==> flow/design.v <==
`timescale 1ns / 1ps
module get_conv_target_angle(
input signed [19:0] target_angle,
output reg signed [19:0] target_angle_conv,
output reg [2:0] quadrant_loc
    );
  always@(*)
    begin
        if ((target_angle >{16'd90,4'd0}) && (target_angle <= {16'd180,4'd0})) target_angle_conv = target_angle - {16'd90,4'd0};
        else if ((target_angle >{16'd180,4'd0}) && (target_angle <= {16'd270,4'd0})) target_angle_conv = target_angle - {16'd180,4'd0};
        else if ((target_angle > {16'd270,4'd0}) && (target_angle <= {16'd360,4'd0})) target_angle_conv = target_angle - {16'd360,4'd0};
        else target_angle_conv = target_angle;
    end 
  always@(*)
    begin
        if ((target_angle >{16'd90,4'd0}) && (target_angle <= {16'd180,4'd0})) quadrant_loc = 3'd2;
        else if ((target_angle >{16'd180,4'd0}) && (target_angle <= {16'd270,4'd0})) quadrant_loc = 3'd3;
        else if ((target_angle > {16'd270,4'd0}) && (target_angle <= {16'd360,4'd0})) quadrant_loc = 3'd4;
        else quadrant_loc = 3'd1;
    end    
endmodule
`timescale 1ns / 1ps
module output_mapping(
input signed [19:0] x, 
input signed [19:0] y,
input [2:0] quadrant_loc,
output reg signed [19:0] x_res,
output reg signed [19:0] y_res
    );
always@(*)
    begin
        if (quadrant_loc == 3'd2) x_res = -y;
        else if (quadrant_loc == 3'd3) x_res = -x;
        else  x_res = x; 
    end
 always@(*)
   begin
     if (quadrant_loc == 3'd2)       y_res = x;
     else if (quadrant_loc == 3'd3)  y_res = -y;
     else                            y_res = y; 
   end
endmodule
`timescale 1ns / 1ps
module cordic_sin_cos(clk,rst,target_angle,x_res,y_res);
 input clk,rst;   
 input signed [19:0] target_angle;    
 output reg signed [19:0] x_res;  
 output reg signed [19:0] y_res;  
 wire signed [19:0] x_res_comb;  
 wire signed [19:0] y_res_comb;  
 reg signed [19:0] x [9:0];   
 reg signed [19:0] y [9:0];   
 wire signed[19:0] arc_tan [8:0];   
 reg  signed[19:0] z[8:0];   
 reg  d[8:0];  
 wire signed [19:0] target_angle_conv;   
 wire [2:0] quadrant_loc;  
 assign arc_tan[0] = {{6{1'b0}},10'b0000101101,4'b0000};    
 assign arc_tan[1] = {{6{1'b0}},10'b0000011010,4'b1001};    
 assign arc_tan[2] = {{6{1'b0}},10'b0000001110,4'b0000};    
 assign arc_tan[3] = {{6{1'b0}},10'b0000000111,4'b0010};    
 assign arc_tan[4] = {{6{1'b0}},10'b0000000011,4'b1001};    
 assign arc_tan[5] = {{6{1'b0}},10'b0000000001,4'b1100};    
 assign arc_tan[6] = {{6{1'b0}},10'b0000000000,4'b1110};    
 assign arc_tan[7] = {{6{1'b0}},10'b0000000000,4'b0111};    
 assign arc_tan[8] = {{6{1'b0}},10'b0000000000,4'b0011};    
 get_conv_target_angle conv_angle(.target_angle(target_angle),.target_angle_conv(target_angle_conv),.quadrant_loc(quadrant_loc));
 output_mapping out_map(.x(x[9][19:0]),.y(y[9][19:0]),.quadrant_loc(quadrant_loc),.x_res(x_res_comb),.y_res(y_res_comb));
 always@(posedge clk)
  begin
    if (rst == 0)
       begin
         x_res [19:0]     <= 20'b0;
         y_res [19:0]     <= 20'b0;  
       end 
    else 
       begin
         x_res [19:0] <= x_res_comb;
         y_res [19:0] <= y_res_comb;
       end
  end
 always@(*)
   begin
      x[0] = 20'b00001001101101110001;  
      y[0] = 20'b00000000000000000000;  
      z[0] = target_angle_conv;  
      d[0] = (z[0][19] == 0) ? 1 : 0;   
   end
 always@(*)
   begin
     x[1] = (d[0] == 1) ? (x[0] - y[0]) : (x[0]+y[0]);
     y[1] = (d[0] == 1) ? (y[0] + x[0]) : (y[0]-x[0]);
     z[1] = (d[0] == 1) ? (z[0] - arc_tan[0]) : (z[0]+arc_tan[0]);
     d[1] = (z[1][19] == 0) ? 1 : 0;
     x[2] = (d[1] == 1) ? (x[1] - (y[1]>>>1)) : (x[1]+(y[1]>>>1));
     y[2] = (d[1] == 1) ? (y[1] + (x[1]>>>1)) : (y[1]-(x[1]>>>1));
     z[2] = (d[1] == 1) ? (z[1] - arc_tan[1]) : (z[1]+arc_tan[1]);
     d[2] = (z[2][19] == 0) ? 1 : 0;   
     x[3] = (d[2] == 1) ? (x[2] - (y[2]>>>2)) : (x[2]+(y[2]>>>2));
     y[3] = (d[2] == 1) ? (y[2] + (x[2]>>>2)) : (y[2]-(x[2]>>>2));
     z[3] = (d[2] == 1) ? (z[2] - arc_tan[2]) : (z[2]+arc_tan[2]);
     d[3] = (z[3][19] == 0) ? 1 : 0; 
     x[4] = (d[3] == 1) ? (x[3] - (y[3]>>>3)) : (x[3]+(y[3]>>>3));
     y[4] = (d[3] == 1) ? (y[3] + (x[3]>>>3)) : (y[3]-(x[3]>>>3));
     z[4] = (d[3] == 1) ? (z[3] - arc_tan[3]) : (z[3]+arc_tan[3]);
     d[4] = (z[4][19] == 0) ? 1 : 0; 
     x[5] = (d[4] == 1) ? (x[4] - (y[4]>>>4)) : (x[4]+(y[4]>>>4));
     y[5] = (d[4] == 1) ? (y[4] + (x[4]>>>4)) : (y[4]-(x[4]>>>4));
     z[5] = (d[4] == 1) ? (z[4] - arc_tan[4]) : (z[4]+arc_tan[4]);
     d[5] = (z[5][19] == 0) ? 1 : 0; 
     x[6] = (d[5] == 1) ? (x[5] - (y[5]>>>5)) : (x[5]+(y[5]>>>5));
     y[6] = (d[5] == 1) ? (y[5] + (x[5]>>>5)) : (y[5]-(x[5]>>>5));
     z[6] = (d[5] == 1) ? (z[5] - arc_tan[5]) : (z[5]+arc_tan[5]);
     d[6] = (z[6][19] == 0) ? 1 : 0; 
     x[7] = (d[6] == 1) ? (x[6] - (y[6]>>>6)) : (x[6]+(y[6]>>>6));
     y[7] = (d[6] == 1) ? (y[6] + (x[6]>>>6)) : (y[6]-(x[6]>>>6));
     z[7] = (d[6] == 1) ? (z[6] - arc_tan[6]) : (z[6]+arc_tan[6]);
     d[7] = (z[7][19] == 0) ? 1 : 0; 
     x[8] = (d[7] == 1) ? (x[7] - (y[7]>>>7)) : (x[7]+(y[7]>>>7));
     y[8] = (d[7] == 1) ? (y[7] + (x[7]>>>7)) : (y[7]-(x[7]>>>7));
     z[8] = (d[7] == 1) ? (z[7] - arc_tan[7]) : (z[7]+arc_tan[7]);
     d[8] = (z[8][19] == 0) ? 1 : 0; 
     x[9] = (d[8] == 1) ? (x[8] - (y[8]>>>8)) : (x[8]+(y[8]>>>8));
     y[9] = (d[8] == 1) ? (y[8] + (x[8]>>>8)) : (y[8]-(x[8]>>>8));
     z[9] = (d[8] == 1) ? (z[8] - arc_tan[8]) : (z[8]+arc_tan[8]);
     d[9] = (z[9][19] == 0) ? 1 : 0; 
   end
endmodule
Appendix: tool output

======== Tool chain data of cordic_sin_cos ========
Tool output for the design above before and after an edit, in the order of the flow.
"original" refers to lines of the RTL above, "edited" to lines of the edited file.
"change" is "edited" less "original", of the values as shown.
Library cell names are shortened.
Not given: n/a
design
  top module .............................. cordic_sin_cos
  clock ................................... clk
  standard-cell library ................... sky130hd
  timing corner ........................... tt_025C_1v80

======== Diff ========
Unified diff, file above to edited file.
A script made this edit; it was not meant as an optimisation.
begin of diff
@@ -50,5 +50,5 @@
  wire signed [19:0] y_res_comb;  
  reg signed [19:0] x [9:0];   
- reg signed [19:0] y [9:0];   
+ reg signed [39:0] y [9:0];   
  wire signed[19:0] arc_tan [8:0];   
  reg  signed[19:0] z[8:0];   
end of diff

======== After elaboration ========
Yosys after proc, flatten, opt, wreduce and memory -nomap, before mapping. Print and check cells are not counted. Equal cells are merged and count once.
storage and ports
  item                     original  edited  change
  bits in registers        40        40      0
  output and inout bits    40        40      0
  cells after elaboration  110       110     0
cells by class
  item                           original  edited  change
  add/sub/neg operators          53        53      0
  $lt $le $gt $ge                6         6       0
  equality and inequality tests  2         2       0
  muxes and demuxes              44        44      0
  reduce/logical cells           3         3       0
operator list
  kind                                          original  edited  change
  two-way mux 20 bit                            32        24      -8
  two-way mux 28 bit                            0         8       +8
  adder 20 bit                                  0         7       +7
  subtractor 20 bit                             0         7       +7
  adder 20 x 13 -> 20 bit                       2         0       -2
  adder 20 x 14 -> 20 bit                       2         0       -2
  adder 20 x 15 -> 20 bit                       2         0       -2
  adder 20 x 16 -> 20 bit                       2         0       -2
  adder 20 x 17 -> 20 bit                       2         0       -2
  adder 20 x 18 -> 20 bit                       2         0       -2
  subtractor 20 x 13 -> 20 bit                  2         0       -2
  subtractor 20 x 14 -> 20 bit                  2         0       -2
  subtractor 20 x 15 -> 20 bit                  2         0       -2
  subtractor 20 x 16 -> 20 bit                  2         0       -2
  subtractor 20 x 17 -> 20 bit                  2         0       -2
  subtractor 20 x 18 -> 20 bit                  2         0       -2
  adder 20 x 12 -> 20 bit                       2         1       -1
  subtractor 20 x 12 -> 20 bit                  2         1       -1
  adder 17 x 19 -> 20 bit with constant A       1         0       -1
  adder 20 x 16 -> 20 bit with constant B       1         0       -1
  subtractor 17 x 19 -> 20 bit with constant A  1         0       -1
  subtractor 20 x 16 -> 20 bit with constant B  1         0       -1
  adder 17 x 20 -> 20 bit with constant A       0         1       +1
  adder 28 x 13 -> 28 bit                       0         1       +1
  adder 28 x 14 -> 28 bit                       0         1       +1
  adder 28 x 15 -> 28 bit                       0         1       +1
  adder 28 x 16 -> 28 bit                       0         1       +1
  adder 28 x 16 -> 28 bit with constant B       0         1       +1
Unchanged operator kinds not shown: 28.
Not every row of either side is listed.

======== Depth ========
Longest topological path by Yosys (ltp), each cell counted once; first at word level (registers and memories cut), then after technology mapping (sequential cells cut; the memories' decode and read muxes count).
depth
  item                           original  edited  change
  word-level depth               26        26      0
  ABC_AREA                       0         0       n/a
  depth in mapped cells          152       145     -7
  gate-level depth less buffers  143       139     -4

======== Netlist ========
Source: synth_stat.txt of the flow (Yosys; design flattened, memories mapped). It holds for the ABC_AREA given above (unset counts as 0); a run with the other value may have another netlist.
cell types
  cell      original  edited  change
  xnor2_1   324       391     +67
  a21oi_1   288       323     +35
  ha_1      408       442     +34
  xor2_1    141       169     +28
  a21o_1    104       127     +23
  o31ai_1   15        35      +20
  nand2b_1  40        58      +18
  o21ai_1   4         22      +18
  nand2_1   212       228     +16
  a31oi_1   23        37      +14
  nor2_1    272       285     +13
  nand4_1   12        25      +13
  nor4_1    16        26      +10
  o21bai_1  78        70      -8
  clkbuf_1  47        55      +8
  o31a_1    12        20      +8
  inv_1     210       217     +7
  and3_1    19        26      +7
Unchanged cell types not shown: 18.
Not every row of either side is listed.
mapped netlist
  item                             original  edited   change
  cell count                       3113      3433     +320
  cell area after synthesis (µm²)  22565.4   24832.6  +2267.2
  flip-flop cells                  40        40       0
  buffer cells                     55        69       +14
The figures by module come from a second, unflattened synthesis with its own total; it is not the netlist above.
second synthesis, totals
  item                                original  edited   change
  cells (unflattened synthesis)       3291      3787     +496
  area (unflattened synthesis) (µm²)  24020.5   27118.5  +3098.0
Each row is one instance without its submodules.
by module, original
  module           times used  cells  area (µm²)  sequential area (µm²)
  cordic_sin_cos   1           2911   21628.2     800.8
  output_mapping   1           270    1606.5      0.0
  (no name shown)  1           110    785.8       0.0
by module, edited
  module           times used  cells  area (µm²)  sequential area (µm²)
  cordic_sin_cos   1           3407   24726.2     800.8
  output_mapping   1           270    1606.5      0.0
  (no name shown)  1           110    785.8       0.0

======== Worst setup path after synthesis ========
Path of least setup slack by OpenSTA after synthesis, without wires, with an ideal clock, recovery checks aside; 20% of the period is set as input and as output delay. Where synthesis merged equal registers, the netlist keeps one of their names.
path after synthesis
  item                                 original               edited                 change
  path type                            input-to-reg           input-to-reg           n/a
  start point                          input (no name shown)  input (no name shown)  n/a
  end point                            register x_res[18]     register x_res[18]     n/a
  clock period (ps)                    35000                  35000                  0
  arrival time (ps)                    34102                  33069                  -1033
  required time (ps)                   34879                  34885                  +6
  slack (ps)                           777                    1816                   +1039
  delay of the path (ps)               27223                  26184                  -1039
  stages                               129                    131                    +2
  period reached after synthesis (ps)  34223                  33184                  -1039
"delay of the path" = arrival - input delay + setup time.
"stages" counts driving pins, that of a launching flip-flop among them; a cell with two outputs on the path counts twice.
"period reached after synthesis" is the clock period less the worst setup slack; recovery checks do not enter. This is arithmetic on one report: input and output delays are still those of the set period (20% each).
The rows between start and end are the longest chain of elaborated cells between them; the timing report does not say that the signal goes this way. Where chains are equally long, one stands for them.
Each line given opens the expression or statement behind the cell; cells for indexed reads and writes are added by Yosys, which also makes memories of some case tables.
between the ends, after synthesis, original
  cell sequence ........................... buf_4 or4_4 nor3b_2 o211ai_2 o2111a_1 o21ai_4 clkinv_1 ha_1 a21oi_1 o21bai_1 a21oi_1 o21bai_1 a21oi_1 o21bai_1 a21oi_1 o21bai_1 a21oi_1 o21bai_1 [93 not listed] o21ai_0 a21oi_1 o21ai_0 a21oi_1 o21ai_0 a21oi_1 o21ai_0 nand2_1 nor2_1 nor2_1 or4_1 nor3_1 or3b_2 nor3_1 nor3b_1 xnor2_1 a211oi_1 nor2b_1
  cells in the longest elaborated chain ... 26
  elaborated cells on any way between the ends .. 106
ends and longest elaborated chain, after synthesis, original
  item                           RTL line  text
  start: declaration             46
  > comparator 20 x 13 -> 1 bit  11
  logical AND 1 bit              11
  two-way mux 20 bit             11
  two-way mux 20 bit             10
  two-way mux 20 bit             9
  two-way mux 1 bit              87        d[0] = (z[0][19] == 0) ? 1 : 0;
  two-way mux 20 bit             92        y[1] = (d[0] == 1) ? (y[0] + x[0]) : (y[0]-x[0]);
  [12 not listed]                n/a
  adder 20 x 13 -> 20 bit        119       x[8] = (d[7] == 1) ? (x[7] - (y[7]>>>7)) : (x[7]+(y[7]>>>7));
  two-way mux 20 bit             119
  adder 20 x 12 -> 20 bit        123       x[9] = (d[8] == 1) ? (x[8] - (y[8]>>>8)) : (x[8]+(y[8]>>>8));
  two-way mux 20 bit             123
  negator 20 bit                 33        else if (quadrant_loc == 3'd3) x_res = -x;
  two-way mux 20 bit             33
  two-way mux 20 bit             32        if (quadrant_loc == 3'd2) x_res = -y;
  end: assignment                73        x_res [19:0]     <= 20'b0;
  end: assignment                78        x_res [19:0] <= x_res_comb;
  end: declaration               47        output reg signed [19:0] x_res;
between the ends, after synthesis, edited
  cell sequence ........................... or4_1 or4_1 or4b_1 a21oi_2 a211o_1 buf_6 inv_1 ha_1 a21o_1 a21oi_1 o21bai_1 a21oi_1 o21bai_1 a21oi_1 o21bai_1 a21oi_1 o21bai_1 a21oi_1 [95 not listed] o21ai_0 a21boi_0 o21ai_0 a21oi_1 o21ai_0 a21oi_1 o21ai_0 a21oi_1 o21ai_0 and3_1 nor2_1 nor4_1 or3b_2 nor3b_1 nor3b_1 xor2_1 o21ai_0 o21a_1
  cells in the longest elaborated chain ... 26
  elaborated cells on any way between the ends .. 106
ends and longest elaborated chain, after synthesis, edited
  item                           RTL line  text
  start: declaration             46
  > comparator 20 x 13 -> 1 bit  11
  logical AND 1 bit              11
  two-way mux 20 bit             11
  two-way mux 20 bit             10
  two-way mux 20 bit             9
  two-way mux 1 bit              87        d[0] = (z[0][19] == 0) ? 1 : 0;
  two-way mux 28 bit             92        y[1] = (d[0] == 1) ? (y[0] + x[0]) : (y[0]-x[0]);
  [12 not listed]                n/a
  adder 20 bit                   119       x[8] = (d[7] == 1) ? (x[7] - (y[7]>>>7)) : (x[7]+(y[7]>>>7));
  two-way mux 20 bit             119
  adder 20 bit                   123       x[9] = (d[8] == 1) ? (x[8] - (y[8]>>>8)) : (x[8]+(y[8]>>>8));
  two-way mux 20 bit             123
  negator 20 bit                 33        else if (quadrant_loc == 3'd3) x_res = -x;
  two-way mux 20 bit             33
  two-way mux 20 bit             32        if (quadrant_loc == 3'd2) x_res = -y;
  end: assignment                73        x_res [19:0]     <= 20'b0;
  end: assignment                78        x_res [19:0] <= x_res_comb;
  end: declaration               47        output reg signed [19:0] x_res;

======== Worst path after layout ========
Path of least setup slack in the final report of the runs of set A (OpenROAD, finished layout, wires in). Where an end is a register, its clock arrival counts in the times.
The path's times are printed in steps of 10 ps; the period is the one set.
path post-layout
  item                original               edited                 change
  path type           input-to-reg           input-to-reg           n/a
  start point         input (no name shown)  input (no name shown)  n/a
  end point           register x_res[19]     register x_res[19]     n/a
  clock period (ps)   33700                  33700                  0
  arrival time (ps)   32070                  32110                  +40
  required time (ps)  33930                  33900                  -30
  slack (ps)          1860                   1800                   -60
  stages              114                    114                    0
The rows between start and end are the longest chain of elaborated cells between them; the timing report does not say that the signal goes this way. Where chains are equally long, one stands for them.
between the ends, post-layout, original
  cell sequence ........................... clkdlybuf4s50_1 or4_4 nor3b_2 o211ai_2 a21o_1 nand2_1 nand2_1 o21ai_0 o21ai_0 ha_1 a21oi_1 o21bai_1 a21oi_1 o21bai_1 a21oi_1 o21bai_1 a21oi_2 o21bai_1 [78 not listed] o21ai_0 or3b_1 o211ai_1 and2_1 o21ai_0 nor2_1 nor2_1 ha_1 inv_1 o21bai_1 a21oi_1 o21bai_1 a31oi_1 o21a_1 or3_1 a211o_1 a211o_1 nand4_1
  cells in the longest elaborated chain ... 26
  elaborated cells on any way between the ends .. 106
ends and longest elaborated chain, post-layout, original
  item                           RTL line  text
  start: declaration             46
  > comparator 20 x 13 -> 1 bit  11
  logical AND 1 bit              11
  two-way mux 20 bit             11
  two-way mux 20 bit             10
  two-way mux 20 bit             9
  two-way mux 1 bit              87        d[0] = (z[0][19] == 0) ? 1 : 0;
  two-way mux 20 bit             92        y[1] = (d[0] == 1) ? (y[0] + x[0]) : (y[0]-x[0]);
  [12 not listed]                n/a
  adder 20 x 13 -> 20 bit        119       x[8] = (d[7] == 1) ? (x[7] - (y[7]>>>7)) : (x[7]+(y[7]>>>7));
  two-way mux 20 bit             119
  adder 20 x 12 -> 20 bit        123       x[9] = (d[8] == 1) ? (x[8] - (y[8]>>>8)) : (x[8]+(y[8]>>>8));
  two-way mux 20 bit             123
  negator 20 bit                 33        else if (quadrant_loc == 3'd3) x_res = -x;
  two-way mux 20 bit             33
  two-way mux 20 bit             32        if (quadrant_loc == 3'd2) x_res = -y;
  end: assignment                73        x_res [19:0]     <= 20'b0;
  end: assignment                78        x_res [19:0] <= x_res_comb;
  end: declaration               47        output reg signed [19:0] x_res;
between the ends, post-layout, edited
  cell sequence ........................... clkdlybuf4s50_1 or4_1 or4_1 or4b_1 a21oi_2 a211o_1 inv_1 ha_1 a21o_1 a21oi_1 o21bai_1 a21oi_1 o21bai_1 a21oi_2 o21bai_1 a21oi_1 o21bai_1 a21oi_1 [78 not listed] nand2_1 o31a_1 ha_1 a21o_1 a21o_1 or3_1 or4_1 a31o_2 a21oi_1 xnor2_1 xnor2_1 xnor2_1 xor2_1 xnor2_1 xor2_1 xnor3_1 xor2_1 o22ai_1
  cells in the longest elaborated chain ... 26
  elaborated cells on any way between the ends .. 106
ends and longest elaborated chain, post-layout, edited
  item                           RTL line  text
  start: declaration             46
  > comparator 20 x 13 -> 1 bit  11
  logical AND 1 bit              11
  two-way mux 20 bit             11
  two-way mux 20 bit             10
  two-way mux 20 bit             9
  two-way mux 1 bit              87        d[0] = (z[0][19] == 0) ? 1 : 0;
  two-way mux 28 bit             92        y[1] = (d[0] == 1) ? (y[0] + x[0]) : (y[0]-x[0]);
  [12 not listed]                n/a
  adder 20 bit                   119       x[8] = (d[7] == 1) ? (x[7] - (y[7]>>>7)) : (x[7]+(y[7]>>>7));
  two-way mux 20 bit             119
  adder 20 bit                   123       x[9] = (d[8] == 1) ? (x[8] - (y[8]>>>8)) : (x[8]+(y[8]>>>8));
  two-way mux 20 bit             123
  negator 20 bit                 33        else if (quadrant_loc == 3'd3) x_res = -x;
  two-way mux 20 bit             33
  two-way mux 20 bit             32        if (quadrant_loc == 3'd2) x_res = -y;
  end: assignment                73        x_res [19:0]     <= 20'b0;
  end: assignment                78        x_res [19:0] <= x_res_comb;
  end: declaration               47        output reg signed [19:0] x_res;

======== Measured runs ========
Both versions went through the flow (Yosys, OpenROAD) with the same settings in each pair. Constraints: input delay and output delay 20% of the set period each, output load 0.01 pF.
settings, set A
  period_ns ............................... 33.7
  CAP_MARGIN .............................. 20
  CORE_MARGIN ............................. 2
  CORE_UTILIZATION ........................ 40
  SLEW_MARGIN ............................. 20
results, set A
  item                                          original  edited   change
  synthesized cell area (µm²)                   22565.4   24832.6  +2267.2
  full die area (µm²)                           58329.5   64090.0  +5760.5
  standard-cell area of the final layout (µm²)  24921.4   27577.7  +2656.3
  utilization in the final report               0.445     0.448    +0.003
  setup slack of the critical path (ps)         1860      1798     -62
settings, set B
  CAP_MARGIN .............................. 35
  CELL_PAD_IN_SITES_GLOBAL_PLACEMENT ...... 2
  CORE_UTILIZATION ........................ 37
  CTS_CLUSTER_DIAMETER .................... 84
  PLACE_DENSITY_LB_ADDON .................. 0.21
  SETUP_SLACK_MARGIN ...................... 0.31
  SLEW_MARGIN ............................. 30
  TNS_END_PERCENT ......................... 80
  period_ns ............................... 44.8
  CORE_MARGIN ............................. 2
results, set B
  item                                          original  edited   change
  synthesized cell area (µm²)                   22565.4   24832.6  +2267.2
  full die area (µm²)                           62978.4   69203.2  +6224.8
  standard-cell area of the final layout (µm²)  24250.8   26615.5  +2364.7
  utilization in the final report               0.402     0.403    +0.001
  setup slack of the critical path (ps)         3989      5465     +1476
